==> flow/design.v <==
module izhikevich_neuron #(parameter DT = 16'h0100)  
(
    input wire clk,
    input wire rst,
    input wire [15:0] I,           
    output reg spike               
);
    reg signed [15:0] v, u;
    wire signed [15:0] a = 16'h0051;    
    wire signed [15:0] b = 16'h0200;    
    wire signed [15:0] c = -16'sd16640;  
    wire signed [15:0] d = 16'h0800;    
    wire signed [15:0] v_sq;
    wire signed [15:0] term1, term2, term3, dv_raw, du_raw;
    wire signed [15:0] bv;
    localparam signed [15:0] V_THRESH = 16'd7680;  
    cordic_mult sq_v (.x(v), .y(v), .out(v_sq));
    cordic_mult mul_004 (.x(16'h0148), .y(v_sq), .out(term1));
    cordic_mult mul_5v (.x(16'h0500), .y(v), .out(term2));
    assign term3 = 16'd35840;  
    assign dv_raw = term1 + term2 + term3 - u + I;
    cordic_mult mul_bv (.x(b), .y(v), .out(bv));
    assign du_raw = (bv - u);
    wire signed [15:0] du;
    cordic_mult mul_a (.x(a), .y(du_raw), .out(du));
    wire signed [31:0] dv_dt = dv_raw * $signed(DT);
    wire signed [31:0] du_dt = du * $signed(DT);
    always @(posedge clk or posedge rst) begin
        if (rst) begin
            v <= c;
            u <= 0;
            spike <= 0;
        end else begin
            if (v >= V_THRESH) begin
                v <= c;
                u <= u + d;
                spike <= 1;
            end else begin
                v <= v + dv_dt[23:8];  
                u <= u + du_dt[23:8];
                spike <= 0;
            end
        end
    end
endmodule
module cordic_mult(
    input signed [15:0] x,
    input signed [15:0] y,
    output signed [15:0] out
);
    wire signed [31:0] temp;
    assign temp = x * y;
    assign out = temp[23:8];  
endmodule
From RTL to reports: izhikevich_neuron
The steps from the RTL of izhikevich_neuron to its reports follow in flow order.
Line numbers count from 1 in the design file above.
Cell names lack the library's common part.
{ "design": {"top": "izhikevich_neuron", "clk_port": "clk", "library": "sky130hd", "corner": "tt_025C_1v80"} }

Elaborated design
Yosys after proc, flatten, opt, wreduce and memory -nomap, before mapping. Enables and synchronous resets that opt folds into registers are not counted as muxes. Memory bits, and registers merged into a memory's read port (data or address), are not among the register bits. Print and check cells are not counted. Equal cells are merged and count once.
{ "classes": {"addsub": 8, "multipliers": 4, "cmp": 1, "n_mux": 3} }
{ "ops": {"columns": ["cell", "count"], "rows": [
  ["multiplier 16 x 16 -> 24 bit", 1],
  ["multiplier 8 x 16 -> 24 bit with constant A", 1],
  ["multiplier 7 x 16 -> 21 bit with constant A", 1],
  ["adder 16 bit", 4],
  ["multiplier 4 x 16 -> 16 bit with constant A", 1],
  ["subtractor 16 bit", 2],
  ["two-way mux 16 bit", 2],
  ["adder 16 x 13 -> 16 bit with constant B", 1],
  ["greater-or-equal comparator 16 x 14 -> 1 bit with constant B", 1],
  ["adder 16 bit with constant B", 1],
  ["two-way mux 1 bit", 1]
]} }
{ "word_totals": {"reg_bits": 33, "input_bits": 18, "out_inout_bits": 1, "word_cells": 19} }

Depth
Depth = most cells in a row (Yosys ltp): at word level without a register or memory, in the mapped netlist without a sequential cell, where the memories' decode and read muxes count.
{ "depth": {"word_depth": 8, "ABC_AREA": 0, "depth_mapped": 49, "mapped_depth_nobuf": 47} }

After synthesis
The flow's flattened synthesis, as Yosys stat reports it; memories are mapped. The netlist is that of the ABC_AREA named above (0 if unset); the other value can give another one.
{ "types": {"columns": ["cell", "count", "area_total_um2"], "rows": [
  ["fa_1", 252, 5.04E+03],
  ["ha_1", 249, 3.12E+03],
  ["inv_1", 467, 1.75E+03],
  ["xnor2_1", 91, 797.014],
  ["dfrtp_1", 26, 650.624],
  ["nand2_1", 93, 349.085],
  ["and2_1", 47, 294.032],
  ["a21oi_1", 53, 265.254],
  ["nor2_1", 64, 240.23],
  ["xor2_1", 25, 218.96],
  ["dfstp_2", 7, 183.926],
  ["a21o_1", 23, 172.666],
  ["o21ai_0", 30, 150.144],
  ["nor2b_1", 20, 125.12],
  ["nor3_1", 19, 95.091],
  ["clkbuf_1", 24, 90.086],
  ["nand3_1", 18, 90.086],
  ["o21a_1", 11, 82.579]
]} }
Other cell types: 38; their cells: 118.
{ "mapped": {"mapped_cells": 1637, "yosys_area_mm2": 0.0146428, "seqArea_mm2": 0.0008346, "ffs": 33, "buffers": 25} }
The figures by module come from a second, unflattened synthesis with its own total; it is not the netlist above.
{ "hier_totals": {"cells_unflattened": 4765, "area_unflattened_mm2": 0.0417888} }
Rows give one instance, submodules left out.
{ "by_module": {"columns": ["module", "instances", "n_cells", "area_mm2"], "rows": [
  ["cordic_mult", 5, 847, 0.0074096],
  ["izhikevich_neuron", 1, 530, 0.0047408]
]} }

Path before layout
Source: OpenSTA report_checks on the synthesized netlist (no wires, ideal clock, input and output delay 20% of the period each), path of least setup slack; recovery checks are left aside. Register names are those of the netlist, which keeps one name where synthesis merged equal registers.
{ "synth_timing": {"kind": "reg-to-reg", "startpoint": "register v[11]", "endpoint": "register v[15]", "tclk_ns": 12.0, "setup_time_ns": 0.084, "launch_ns": 0.000, "arrival_ns": 11.461, "path_slack_ns": 0.455, "path_delay_ns": 11.545, "driving_pins": 47, "path_buffers": 2, "synth_period_reached_ns": 11.545} }
"path_delay_ns" is the arrival time less input delay plus setup time.
"driving_pins": output pins that drive a net of the path, with the launching flip-flop's if there is one; two outputs of one cell count as two.
"synth_period_reached_ns" = period - worst setup slack (recovery checks aside). The figure is calculated, with input and output delays left at 20% of the set period.
Between the ends stands the longest chain of elaborated cells between them, by number of cells; it is not shown to be the way that was timed. Of several equally long chains one is given.
Each line given opens the expression or statement behind the cell; cells for indexed reads and writes are added by Yosys, which also makes memories of some case tables.
At most two assigning lines are given for a register; there are more.
{ "synth_via": {"path_cell_list": "dfstp_2 -> clkbuf_1 -> nand2_1 -> fa_1 -> fa_1 -> fa_1 -> inv_1 -> fa_1 -> fa_1 -> inv_1 -> fa_1 -> inv_1 -> ha_1 -> clkbuf_1 -> a21o_1 -> a21oi_1 -> o21bai_1 -> a21o_1 -> [... 11 more ...] -> a21oi_1 -> nand3b_1 -> a21oi_1 -> xnor2_1 -> fa_1 -> fa_1 -> inv_1 -> fa_1 -> fa_1 -> inv_1 -> ha_1 -> or2_2 -> a21oi_1 -> a31oi_1 -> a31oi_1 -> xnor2_1 -> xnor3_1 -> or2_2", "elab_chain_len": 8} }
{ "synth_lines": {"columns": ["item", "line", "rtl"], "rows": [
  ["start: declaration", 8, "reg signed [15:0] v, u;"],
  ["start: assignment", 30, "v <= c;"],
  ["start: assignment", 35, "v <= c;"],
  ["multiplier 16 x 16 -> 24 bit", 52, "assign temp = x * y;"],
  ["multiplier 7 x 16 -> 21 bit", 52, null],
  ["adder 16 bit (2 in a row)", 21, "assign dv_raw = term1 + term2 + term3 - u + I;"],
  ["subtractor 16 bit", 21, null],
  ["adder 16 bit", 21, null],
  ["adder 16 bit", 39, "v <= v + dv_dt[23:8];"],
  ["two-way mux 16 bit", 34, "if (v >= V_THRESH) begin"],
  ["end: assignment", 30, null],
  ["end: assignment", 35, null],
  ["end: declaration", 8, null]
]} }

Worst path after layout
From the final timing report of run 1: the path of least setup slack in the routed layout; clock arrival at registers is part of the times.
{ "layout_timing": {"kind": "reg-to-reg", "startpoint": "register v[5]", "endpoint": "register v[15]", "tclk_ns": 10.2, "setup_time_ns": 0.07, "launch_ns": 0.29, "arrival_ns": 11.39, "path_slack_ns": -0.98, "driving_pins": 49, "path_buffers": 4} }
Between the ends stands the longest chain of elaborated cells between them, by number of cells; it is not shown to be the way that was timed. Of several equally long chains one is given.
At most two assigning lines are given for a register; there are more.
{ "layout_via": {"path_cell_list": "dfrtp_2 -> buf_12 -> buf_6 -> and2_4 -> fa_1 -> inv_1 -> fa_1 -> inv_1 -> fa_1 -> fa_1 -> fa_1 -> inv_1 -> fa_1 -> inv_2 -> ha_4 -> inv_2 -> o21bai_1 -> a21o_1 -> [... 13 more ...] -> nand3b_1 -> a21oi_2 -> xnor2_1 -> buf_4 -> fa_1 -> fa_1 -> inv_1 -> fa_1 -> fa_1 -> inv_2 -> ha_4 -> or2_4 -> a21oi_4 -> a31oi_4 -> a31oi_2 -> xnor2_1 -> xnor3_1 -> or2_2", "elab_chain_len": 8} }
{ "layout_lines": {"columns": ["item", "line", "rtl"], "rows": [
  ["start: declaration", 8, "reg signed [15:0] v, u;"],
  ["start: assignment", 30, "v <= c;"],
  ["start: assignment", 35, "v <= c;"],
  ["multiplier 16 x 16 -> 24 bit", 52, "assign temp = x * y;"],
  ["multiplier 7 x 16 -> 21 bit", 52, null],
  ["adder 16 bit (2 in a row)", 21, "assign dv_raw = term1 + term2 + term3 - u + I;"],
  ["subtractor 16 bit", 21, null],
  ["adder 16 bit", 21, null],
  ["adder 16 bit", 39, "v <= v + dv_dt[23:8];"],
  ["two-way mux 16 bit", 34, "if (v >= V_THRESH) begin"],
  ["end: assignment", 30, null],
  ["end: assignment", 35, null],
  ["end: declaration", 8, null]
]} }

Hand-over note for izhikevich_neuron

Design izhikevich_neuron on sky130hd. What follows are 4 stored runs of the flow, each under its own settings; their order means nothing. The constraints put input and output delay at 20% of the set period each and load the outputs with 0.01 pF.
"period_reached_ns" means the clock period less the worst setup slack. The figure is calculated, with input and output delays left at 20% of the set period.
"worst_path_allowed_less_slack_ns" means the part of the period allowed to the worst setup path (the constraints hold back 20% at inputs and 20% at outputs) less its slack; where the path has registers, the arrival times of their clocks count too.

Run 1
==> flow/run.sh <==
#!/bin/bash
# the make line also repeats the synthesis and layout settings of config.mk as NAME=value (left out here)
make -C /OpenROAD-flow-scripts/flow DESIGN_CONFIG=/design/flow/config.mk WORK_HOME=/design/flow/orfs CLKGATE_MAP_FILE= finish
==> flow/config.mk <==
export PLATFORM = sky130hd
export DESIGN_NAME = izhikevich_neuron
export DESIGN_NICKNAME = izhikevich_neuron
export VERILOG_FILES = /design/flow/design.v
export SDC_FILE = /design/flow/constraint.sdc
export NUM_CORES = 4
export LEC_CHECK = 0
export CAP_MARGIN = 35
export CELL_PAD_IN_SITES_GLOBAL_PLACEMENT = 1
export CORE_MARGIN = 2
export CORE_UTILIZATION = 35
export CTS_CLUSTER_SIZE = 39
export MAX_ROUTING_LAYER = met4
export PLACE_DENSITY_LB_ADDON = 0.06
export SETUP_SLACK_MARGIN = 0.08
export SLEW_MARGIN = 20
==> flow/constraint.sdc <==
create_clock -name core_clock -period 10.2 [get_ports {clk}]
set_input_delay 2.0400 -clock core_clock [delete_from_list [all_inputs] [get_ports {clk}]]
set_output_delay 2.0400 -clock core_clock [all_outputs]
set_load 0.01 [all_outputs]

==> results of run 1, as JSON <==
{
  "layout_utilization_pct": 46.3,
  "design.die.area_mm2": 0.0434889,
  "fin_ws_ns": -0.977,
  "tns_ns": -3.618,
  "period_reached_ns": 11.177,
  "worst_path_allowed_less_slack_ns": 11.18,
  "worst_setup_path_type": "reg-to-reg",
  "yosys_chip_area_mm2": 0.0146428
}

Run 2
==> flow/run.sh <==
#!/bin/bash
# the make line also repeats the synthesis and layout settings of config.mk as NAME=value (left out here)
make -C /OpenROAD-flow-scripts/flow DESIGN_CONFIG=/design/flow/config.mk WORK_HOME=/design/flow/orfs CLKGATE_MAP_FILE= finish
==> flow/config.mk <==
export PLATFORM = sky130hd
export DESIGN_NAME = izhikevich_neuron
export DESIGN_NICKNAME = izhikevich_neuron
export VERILOG_FILES = /design/flow/design.v
export SDC_FILE = /design/flow/constraint.sdc
export NUM_CORES = 4
export LEC_CHECK = 0
export CAP_MARGIN = 20
export CORE_MARGIN = 6
export CORE_UTILIZATION = 37
export CTS_CLUSTER_SIZE = 86
export GPL_ROUTABILITY_DRIVEN = 1
export HOLD_SLACK_MARGIN = 0.04
export PLACE_DENSITY_LB_ADDON = 0.01
export SLEW_MARGIN = 5
export TNS_END_PERCENT = 10
==> flow/constraint.sdc <==
create_clock -name core_clock -period 8.2 [get_ports {clk}]
set_input_delay 1.6400 -clock core_clock [delete_from_list [all_inputs] [get_ports {clk}]]
set_output_delay 1.6400 -clock core_clock [all_outputs]
set_load 0.01 [all_outputs]

==> results of run 2, as JSON <==
{
  "layout_utilization_pct": 46.5,
  "yosys_chip_area_mm2": 0.0146428,
  "period_reached_ns": 11.309,
  "worst_path_allowed_less_slack_ns": 11.31,
  "worst_setup_path_type": "reg-to-reg",
  "tns_ns": -28.094,
  "fin_ws_ns": -3.109,
  "design.die.area_mm2": 0.0444936
}

Run 3
==> flow/run.sh <==
#!/bin/bash
# the make line also repeats the synthesis and layout settings of config.mk as NAME=value (left out here)
make -C /OpenROAD-flow-scripts/flow DESIGN_CONFIG=/design/flow/config.mk WORK_HOME=/design/flow/orfs CLKGATE_MAP_FILE= finish
==> flow/config.mk <==
export PLATFORM = sky130hd
export DESIGN_NAME = izhikevich_neuron
export DESIGN_NICKNAME = izhikevich_neuron
export VERILOG_FILES = /design/flow/design.v
export SDC_FILE = /design/flow/constraint.sdc
export NUM_CORES = 4
export LEC_CHECK = 0
export ABC_AREA = 0
export CAP_MARGIN = 0
export CELL_PAD_IN_SITES_DETAIL_PLACEMENT = 1
export CELL_PAD_IN_SITES_GLOBAL_PLACEMENT = 2
export CORE_ASPECT_RATIO = 1.92
export CORE_MARGIN = 3
export CORE_UTILIZATION = 72
export CTS_CLUSTER_SIZE = 83
export GPL_ROUTABILITY_DRIVEN = 0
export GPL_TIMING_DRIVEN = 0
export PLACE_DENSITY_LB_ADDON = 0.2
export SETUP_SLACK_MARGIN = 2.61
export SLEW_MARGIN = 20
export TNS_END_PERCENT = 60
==> flow/constraint.sdc <==
create_clock -name core_clock -period 18.6 [get_ports {clk}]
set_input_delay 3.7200 -clock core_clock [delete_from_list [all_inputs] [get_ports {clk}]]
set_output_delay 3.7200 -clock core_clock [all_outputs]
set_load 0.01 [all_outputs]

==> results of run 3, as JSON <==
{
  "outcome": "not finished: placement ended with error FLW-0024"
}

Run 4
==> flow/run.sh <==
#!/bin/bash
# the make line also repeats the synthesis and layout settings of config.mk as NAME=value (left out here)
make -C /OpenROAD-flow-scripts/flow DESIGN_CONFIG=/design/flow/config.mk WORK_HOME=/design/flow/orfs CLKGATE_MAP_FILE= finish
==> flow/config.mk <==
export PLATFORM = sky130hd
export DESIGN_NAME = izhikevich_neuron
export DESIGN_NICKNAME = izhikevich_neuron
export VERILOG_FILES = /design/flow/design.v
export SDC_FILE = /design/flow/constraint.sdc
export NUM_CORES = 4
export LEC_CHECK = 0
export ABC_AREA = 0
export CAP_MARGIN = 5
export CELL_PAD_IN_SITES_DETAIL_PLACEMENT = 1
export CELL_PAD_IN_SITES_GLOBAL_PLACEMENT = 2
export CORE_MARGIN = 10
export CORE_UTILIZATION = 30
export CTS_CLUSTER_DIAMETER = 98
export CTS_CLUSTER_SIZE = 22
export GPL_ROUTABILITY_DRIVEN = 0
export HOLD_SLACK_MARGIN = 0.25
export MAX_ROUTING_LAYER = met4
export MIN_ROUTING_LAYER = met2
export PLACE_DENSITY_LB_ADDON = 0.27
export SETUP_SLACK_MARGIN = -1.07
export SLEW_MARGIN = 10
==> flow/constraint.sdc <==
create_clock -name core_clock -period 12.0 [get_ports {clk}]
set_input_delay 2.4000 -clock core_clock [delete_from_list [all_inputs] [get_ports {clk}]]
set_output_delay 2.4000 -clock core_clock [all_outputs]
set_load 0.01 [all_outputs]

==> results of run 4, as JSON <==
{
  "worst_path_allowed_less_slack_ns": 12.37,
  "worst_setup_path_type": "reg-to-reg",
  "design.die.area_mm2": 0.0580473,
  "period_reached_ns": 12.366,
  "layout_utilization_pct": 33.6,
  "tns_ns": -0.457,
  "yosys_chip_area_mm2": 0.0146428,
  "fin_ws_ns": -0.366
}

End of note.
